==> flow/design.v <==
`timescale 1ns / 1ps
module rotr
    #(parameter BW = 64)
    (
        input [BW - 1:0] val,     
        input [5:0] n_1,          
        input [5:0] n_2,          
        output [BW - 1:0] out
    );
    assign out = ((val >> n_1) | (val << (BW - n_1))) ^ ((val >> n_2) | (val << (BW - n_2)));
endmodule
`timescale 1ns / 1ps
module round_counter (
    input clk,               
    input load,              
    input inc,               
    output reg [3:0] dout,   
    output reg done          
);
    always @(posedge clk) begin
        if (load) begin
            dout <= 0;        
            done <= 0;
        end
        else if (inc && !done) begin
            dout <= dout + 1;        
            if (dout == 4'd11)       
                done <= 1;
        end
    end
endmodule
`timescale 1ns / 1ps
module ascon_p_serial_multiround     
     #(parameter BW = 64) (
         input clk,
         input rstn,
         input en,                        
         input en_inc,                    
         input [2:0] slice_idx,           
         input [BW-1:0] slice_in,         
         output reg [BW-1:0] slice_out,   
         output done                      
     );
    reg [BW-1:0] state [0:4];
    wire [3:0] round;
    wire [BW*5 - 1:0] next_state_w;
    always @(posedge clk or negedge rstn) begin
        if (!rstn) begin
            state[0] <= 0; state[1] <= 0; state[2] <= 0;
            state[3] <= 0; state[4] <= 0;
        end else if (en) begin
            state[slice_idx] <= slice_in;
        end 
        else if (en_inc && !done) begin
            {state[0], state[1], state[2], state[3], state[4]} <= next_state_w;
        end
    end
    wire [BW-1:0] s_rc0, s_rc1, s_rc2, s_rc3, s_rc4;
    wire [BW-1:0] s_p1_0, s_p1_1, s_p1_2, s_p1_3, s_p1_4;
    wire [BW-1:0] t0, t1, t2, t3, t4;
    wire [BW-1:0] s_p2_0, s_p2_1, s_p2_2, s_p2_3, s_p2_4;
    wire [BW-1:0] s_sub_0, s_sub_1, s_sub_2, s_sub_3, s_sub_4;
    wire [BW-1:0] s_q0, s_q1, s_q2, s_q3, s_q4;
    wire [BW-1:0] s_ld_0, s_ld_1, s_ld_2, s_ld_3, s_ld_4;
    assign s_rc0 = state[0];
    assign s_rc1 = state[1];
    assign s_rc2 = state[2] ^ {{56'd0}, (8'd240 - 8'd15 * round)};  
    assign s_rc3 = state[3];
    assign s_rc4 = state[4];
    assign s_p1_0 = s_rc0 ^ s_rc4;
    assign s_p1_4 = s_rc4 ^ s_rc3;
    assign s_p1_2 = s_rc2 ^ s_rc1;
    assign s_p1_1 = s_rc1;
    assign s_p1_3 = s_rc3;
    assign t0 = (~s_p1_0) & s_p1_1;
    assign t1 = (~s_p1_1) & s_p1_2;
    assign t2 = (~s_p1_2) & s_p1_3;
    assign t3 = (~s_p1_3) & s_p1_4;
    assign t4 = (~s_p1_4) & s_p1_0;
    assign s_p2_0 = s_p1_0 ^ t1;
    assign s_p2_1 = s_p1_1 ^ t2;
    assign s_p2_2 = s_p1_2 ^ t3;
    assign s_p2_3 = s_p1_3 ^ t4;
    assign s_p2_4 = s_p1_4 ^ t0;
    assign s_sub_1 = s_p2_1 ^ s_p2_0;
    assign s_sub_0 = s_p2_0 ^ s_p2_4;
    assign s_sub_3 = s_p2_3 ^ s_p2_2;
    assign s_sub_2 = s_p2_2 ^ {BW{1'b1}};
    assign s_sub_4 = s_p2_4;
    assign s_ld_0 = s_sub_0 ^ s_q0;
    assign s_ld_1 = s_sub_1 ^ s_q1;
    assign s_ld_2 = s_sub_2 ^ s_q2;
    assign s_ld_3 = s_sub_3 ^ s_q3;
    assign s_ld_4 = s_sub_4 ^ s_q4;
    assign next_state_w = {s_ld_0, s_ld_1, s_ld_2, s_ld_3, s_ld_4};
    reg [BW-1:0] tmp_out;
    always @(*) begin
        case (slice_idx)
            3'd0: tmp_out = state[0];
            3'd1: tmp_out = state[1];
            3'd2: tmp_out = state[2];
            3'd3: tmp_out = state[3];
            3'd4: tmp_out = state[4];
            default: tmp_out = 0;
        endcase
    end
    always @(posedge clk or negedge rstn) begin
        if (!rstn)
            slice_out <= 'd0;
        else 
            slice_out <= tmp_out;
    end
    round_counter round_ctr (
        .clk(clk),
        .load(!rstn || en),    
        .inc(en_inc),
        .dout(round),
        .done(done)
    );
    rotr ROT0(.val(s_sub_0), .n_1(19), .n_2(28), .out(s_q0));
    rotr ROT1(.val(s_sub_1), .n_1(61), .n_2(39), .out(s_q1));
    rotr ROT2(.val(s_sub_2), .n_1(1),  .n_2(6),  .out(s_q2));
    rotr ROT3(.val(s_sub_3), .n_1(10), .n_2(17), .out(s_q3));
    rotr ROT4(.val(s_sub_4), .n_1(7),  .n_2(41), .out(s_q4));
endmodule
Tool chain data of ascon_p_serial_multiround. What the tools print for ascon_p_serial_multiround, step after step. Lines are those of the file above, counted from 1. Cell names lack the library's common part. A cell with n/a has no value.

Top module: ascon_p_serial_multiround. Clock port: clk. Library: sky130hd. Corner: tt_025C_1v80.

Elaborated design. Counts by Yosys on the flattened word-level netlist (proc, flatten, opt, wreduce). Print and check cells are left out. Cells with the same type and inputs are merged into one.

Bits in registers: 389. The figure for output and inout bits is 65. For elaborated cells the number is 92.

Under add/sub/neg operators stands 2. The entry for $mul reads 1. The entry for eq/ne operators reads 10. The entry for mux-type cells reads 16. For bitwise logic cells the number is 43. For reduce/logical cells the number is 12.

Operators by type and width (count): bitwise XOR 64 bit (21); two-way mux 64 bit (15); NOT 64 bit (6); AND 64 bit (5); parallel mux 64 bit (select 5 bit) (1); bitwise OR 23 x 64 -> 64 bit (1); bitwise OR 25 x 64 -> 64 bit (1); bitwise OR 3 x 64 -> 64 bit (1); bitwise OR 36 x 64 -> 64 bit (1); bitwise OR 45 x 64 -> 64 bit (1); bitwise OR 47 x 64 -> 64 bit (1); bitwise OR 54 x 64 -> 64 bit (1); bitwise OR 57 x 64 -> 64 bit (1); bitwise OR 58 x 64 -> 64 bit (1); bitwise OR 63 x 64 -> 64 bit (1); bitwise XOR 64 x 8 -> 64 bit (1); multiplier 4 x 4 -> 8 bit with constant A (1); AND reduction 2 bit (6); != test 2 x 1 -> 1 bit with constant B (5); subtractor 8 bit with constant A (1); == test 3 x 2 -> 1 bit with constant B (2); adder 4 x 1 -> 4 bit with constant B (1); == test 4 bit with constant B (1); == test 3 x 1 -> 1 bit with constant B (1); == test 3 bit with constant B (1); zero test 3 bit (1); zero test 1 bit (2); nonzero test 2 bit (1).

Other operator kinds: 2; their cells: 2.

Longest topological paths. Longest topological path by Yosys (ltp), each cell counted once; first at word level (registers and memories cut), then after technology mapping (sequential cells cut; the memories' decode and read muxes count).

For word-level depth the number is 13. For ABC_AREA the number is 0. The figure for depth in mapped cells is 18. For mapped depth without buffers the number is 18.

After synthesis. Yosys stat after the flow's synthesis: flattened, memories mapped to cells. It holds for the ABC_AREA given above (unset counts as 0); a run with the other value may have another netlist. Totals and module areas in this step are rounded.

Cell count: 3699. Under chip area (Yosys) stands 32600 um2. For mapped flip-flops the number is 389.

Cells by type: dfrtp_1 (count 384, area in all 9.61E+03 um2); xnor2_1 (count 856, area in all 7497.19 um2); xor2_1 (count 301, area in all 2.64E+03 um2); ha_1 (count 144, area in all 1.8E+03 um2); o21ai_0 (count 293, area in all 1.47E+03 um2); nand2_1 (count 378, area in all 1.42E+03 um2); o211ai_1 (count 164, area in all 1.23E+03 um2); mux2i_1 (count 103, area in all 1.03E+03 um2); o21a_1 (count 128, area in all 960.922 um2); a21oi_1 (count 134, area in all 670.643 um2); nor2_1 (count 176, area in all 660.634 um2); inv_1 (count 157, area in all 589.315 um2); nand2b_1 (count 84, area in all 525.504 um2); a22oi_1 (count 63, area in all 472.954 um2); clkbuf_1 (count 121, area in all 454.186 um2); o22ai_1 (count 64, area in all 400.384 um2); a31oi_1 (count 24, area in all 150.144 um2); buf_2 (count 27, area in all 135.13 um2).

Other cell types: 27; their cells: 98. By module: a second synthesis without flattening, with its own total; a netlist apart from the flattened one above.

Cell total of the unflattened synthesis: 14934. Area (unflattened synthesis): 128000 um2.

Rows give one instance, submodules left out.

Modules: rotr (times used 5, cells 2371, area 19800 um2, sequential area 0.0 um2); ascon_p_serial_multiround (times used 1, cells 3058, area 28600 um2, sequential area 9610 um2); round_counter (times used 1, cells 21, area 216 um2, sequential area 100 um2).

Timing after synthesis. OpenSTA on the mapped netlist: ideal clock, no wires. The path of least setup slack (recovery checks aside). Input and output delay are each 20% of the period. Register names are those of the netlist, which keeps one name where synthesis merged equal registers.

Path kind: register -> register. From: register round_ctr.dout[2]. To: register state[3][53]. For period the number is 4.2 ns. The figure for time at the first pin is 0.000 ns. Under arrival stands 4.034 ns. The entry for data required time reads 4.067 ns. The figure for slack is 0.033 ns. The entry for path delay reads 4.167 ns. Driving pins on the path: 18. The figure for synthesis period reached is 4.167 ns.

"path delay" = arrival - input delay + setup time. "driving pins on the path": output pins that drive a net of the path, with the launching flip-flop's if there is one; two outputs of one cell count as two. "synthesis period reached" is the clock period less the worst setup slack; recovery checks do not enter. This is arithmetic on one report: input and output delays are still those of the set period (20% each). The rows between start and end are the longest chain of elaborated cells between them; the timing report does not say that the signal goes this way. Where chains are equally long, one stands for them. Each line given opens the expression or statement behind the cell; cells for indexed reads and writes are added by Yosys, which also makes memories of some case tables.

Path through: dfxtp_1 > inv_1 > fa_1 > fa_1 > inv_1 > ha_1 > inv_1 > ha_1 > a21o_1 > a21oi_1 > xnor2_1 > ha_1 > xnor2_1 > xnor2_1 > xor2_1 > xnor2_1 > o21ai_0 > o21ai_0. For length of the longest elaborated chain the number is 11. The figure for elaborated cells on any way between the ends is 11. Classes of those cells: add/sub: 1; mul: 1; mux: 2; logic: 7.

RTL lines, path after synthesis: start: declaration (RTL line 17) `output reg [3:0] dout,`; start: assignment (RTL line 22) `dout <= 0;`; start: assignment (RTL line 26) `dout <= dout + 1;`; multiplier 4 x 4 -> 8 bit (RTL line 67) `assign s_rc2 = state[2] ^ {{56'd0}, (8'd240 - 8'd15 * round)};`; subtractor 8 bit (RTL line 67); bitwise XOR 64 x 8 -> 64 bit (RTL line 67); bitwise XOR 64 bit (RTL line 72) `assign s_p1_2 = s_rc2 ^ s_rc1;`; bitwise XOR 64 bit (RTL line 82) `assign s_p2_2 = s_p1_2 ^ t3;`; bitwise XOR 64 bit (RTL line 87) `assign s_sub_3 = s_p2_3 ^ s_p2_2;`; bitwise OR 47 x 64 -> 64 bit (RTL line 10) `assign out = ((val >> n_1) | (val << (BW - n_1))) ^ ((val >> n_2) | (val << (BW - n_2)));`; bitwise XOR 64 bit (RTL line 10); bitwise XOR 64 bit (RTL line 93) `assign s_ld_3 = s_sub_3 ^ s_q3;`; two-way mux 64 bit (RTL line 54) `else if (en_inc && !done) begin`; two-way mux 64 bit (RTL line 51) `end else if (en) begin`; end: assignment (RTL line 50) `state[3] <= 0; state[4] <= 0;`; end: assignment (RTL line 52) `state[slice_idx] <= slice_in;`; end: declaration (RTL line 44) `reg [BW-1:0] state [0:4];`.

Timing after layout. Path of least setup slack in the final report of flow run B (OpenROAD, finished layout, wires in). Where an end is a register, its clock arrival counts in the times.

Path kind: register -> register. From: register round_ctr.dout[3]. To: register state[0][52]. For period the number is 4.49 ns. The figure for time at the first pin is 0.66 ns. Under arrival stands 4.81 ns. The entry for data required time reads 5.08 ns. The figure for slack is 0.28 ns. Driving pins on the path: 19.

The rows between start and end are the longest chain of elaborated cells between them; the timing report does not say that the signal goes this way. Where chains are equally long, one stands for them.

Path through: dfxtp_4 > fa_1 > inv_2 > ha_4 > inv_2 > ha_4 > ha_4 > a21o_1 > a21oi_4 > o21ai_4 > xnor2_2 > ha_4 > xnor2_4 > xnor2_2 > buf_6 > xnor2_4 > xnor2_1 > o211ai_1 > o21a_1. For length of the longest elaborated chain the number is 12. The figure for elaborated cells on any way between the ends is 12. Classes of those cells: add/sub: 1; mul: 1; mux: 2; logic: 8.

RTL lines, path after layout: start: declaration (RTL line 17) `output reg [3:0] dout,`; start: assignment (RTL line 22) `dout <= 0;`; start: assignment (RTL line 26) `dout <= dout + 1;`; multiplier 4 x 4 -> 8 bit (RTL line 67) `assign s_rc2 = state[2] ^ {{56'd0}, (8'd240 - 8'd15 * round)};`; subtractor 8 bit (RTL line 67); bitwise XOR 64 x 8 -> 64 bit (RTL line 67); bitwise XOR 64 bit (RTL line 72) `assign s_p1_2 = s_rc2 ^ s_rc1;`; AND 64 bit (RTL line 76) `assign t1 = (~s_p1_1) & s_p1_2;`; bitwise XOR 64 bit (RTL line 80) `assign s_p2_0 = s_p1_0 ^ t1;`; bitwise XOR 64 bit (RTL line 86) `assign s_sub_0 = s_p2_0 ^ s_p2_4;`; bitwise OR 45 x 64 -> 64 bit (RTL line 10) `assign out = ((val >> n_1) | (val << (BW - n_1))) ^ ((val >> n_2) | (val << (BW - n_2)));`; bitwise XOR 64 bit (RTL line 10); bitwise XOR 64 bit (RTL line 90) `assign s_ld_0 = s_sub_0 ^ s_q0;`; two-way mux 64 bit (RTL line 54) `else if (en_inc && !done) begin`; two-way mux 64 bit (RTL line 51) `end else if (en) begin`; end: assignment (RTL line 49) `state[0] <= 0; state[1] <= 0; state[2] <= 0;`; end: assignment (RTL line 52) `state[slice_idx] <= slice_in;`; end: declaration (RTL line 44) `reg [BW-1:0] state [0:4];`.

Data sheet: physical implementation of ascon_p_serial_multiround

Below are 6 stored runs of the flow (Yosys, OpenROAD; platform sky130hd) on ascon_p_serial_multiround, each with its settings and what was measured, unordered. Constraints: input delay and output delay 20% of the set period each, output load 0.01 pF. "achieved period" is the run's clock period less its worst setup slack. It is reckoned from that one timing run; input and output delays stay at 20% of the period that was set. "allowed time less slack (worst setup path)" is the time allowed to the run's worst setup path (the clock period less input and output delay, where it has them) less its slack. Clock arrival times count: a late capture clock shortens it, a late launch clock lengthens it. Results are given in rounded form.

Flow run A has these settings: ABC_AREA 0; CELL_PAD_IN_SITES_DETAIL_PLACEMENT 1; CELL_PAD_IN_SITES_GLOBAL_PLACEMENT 0; CORE_UTILIZATION 64; HOLD_SLACK_MARGIN 0.12; MIN_ROUTING_LAYER met1; PLACE_DENSITY_LB_ADDON 0.16; period_ns 4.74; CAP_MARGIN 20; CORE_MARGIN 2; SLEW_MARGIN 20. Outcome: did not finish, clock tree synthesis stopped with DPL-0033.

Flow run B has these settings: ABC_AREA 0; CAP_MARGIN 10; CELL_PAD_IN_SITES_DETAIL_PLACEMENT 1; CELL_PAD_IN_SITES_GLOBAL_PLACEMENT 1; CORE_ASPECT_RATIO 0.55; CORE_MARGIN 10; CORE_UTILIZATION 29; CTS_CLUSTER_DIAMETER 226; CTS_CLUSTER_SIZE 22; GPL_ROUTABILITY_DRIVEN 0; GPL_TIMING_DRIVEN 0; HOLD_SLACK_MARGIN -0.04; MAX_ROUTING_LAYER met4; PLACE_DENSITY 0.74; SETUP_SLACK_MARGIN 0.9; SLEW_MARGIN 30; period_ns 4.49. The utilization after layout comes to 35.9%. For the standard-cell area after routing the run shows 40100 um2. The allowed time less slack (worst setup path) reads 4.21 ns. Worst path kind: register -> register. The measured total negative setup slack is 0.000 ns. The measured achieved period is 4.214 ns. The post-synthesis cell area comes to 32600 um2. The die area stands at 127000 um2. For the smallest setup slack the run shows 0.276 ns.

Flow run C has these settings: ABC_AREA 0; CELL_PAD_IN_SITES_DETAIL_PLACEMENT 2; CORE_MARGIN 7; CORE_UTILIZATION 68; CTS_CLUSTER_SIZE 61; GPL_ROUTABILITY_DRIVEN 0; MAX_ROUTING_LAYER met4; PLACE_DENSITY_LB_ADDON 0.23; SLEW_MARGIN 15; period_ns 4.2; CAP_MARGIN 20. Outcome: did not finish, placement stopped with DPL-0033.

Flow run D has these settings: CORE_UTILIZATION 40; period_ns 3.98; CAP_MARGIN 20; CORE_MARGIN 2; SLEW_MARGIN 20. The utilization after layout comes to 47.8%. For the standard-cell area after routing the run shows 38600 um2. The allowed time less slack (worst setup path) reads 3.93 ns. Worst path kind: register -> register. The measured total negative setup slack is 0.000 ns. The measured achieved period is 3.933 ns. The post-synthesis cell area comes to 32600 um2. The die area stands at 83900 um2. For the smallest setup slack the run shows 0.047 ns.

Flow run E has these settings: ABC_AREA 0; CELL_PAD_IN_SITES_DETAIL_PLACEMENT 2; CORE_UTILIZATION 68; CTS_CLUSTER_SIZE 61; MAX_ROUTING_LAYER met4; PLACE_DENSITY_LB_ADDON 0.23; SLEW_MARGIN 15; period_ns 4.2; CAP_MARGIN 20; CORE_MARGIN 2. Outcome: did not finish, placement stopped with a tool error.

Flow run F has these settings: CELL_PAD_IN_SITES_DETAIL_PLACEMENT 2; CORE_UTILIZATION 57; GPL_ROUTABILITY_DRIVEN 1; GPL_TIMING_DRIVEN 0; MAX_ROUTING_LAYER met4; MIN_ROUTING_LAYER met1; PLACE_DENSITY 0.35; SETUP_SLACK_MARGIN 1.35; period_ns 7.17; CAP_MARGIN 20; CORE_MARGIN 2; SLEW_MARGIN 20. Outcome: did not finish, placement stopped with DPL-0033.
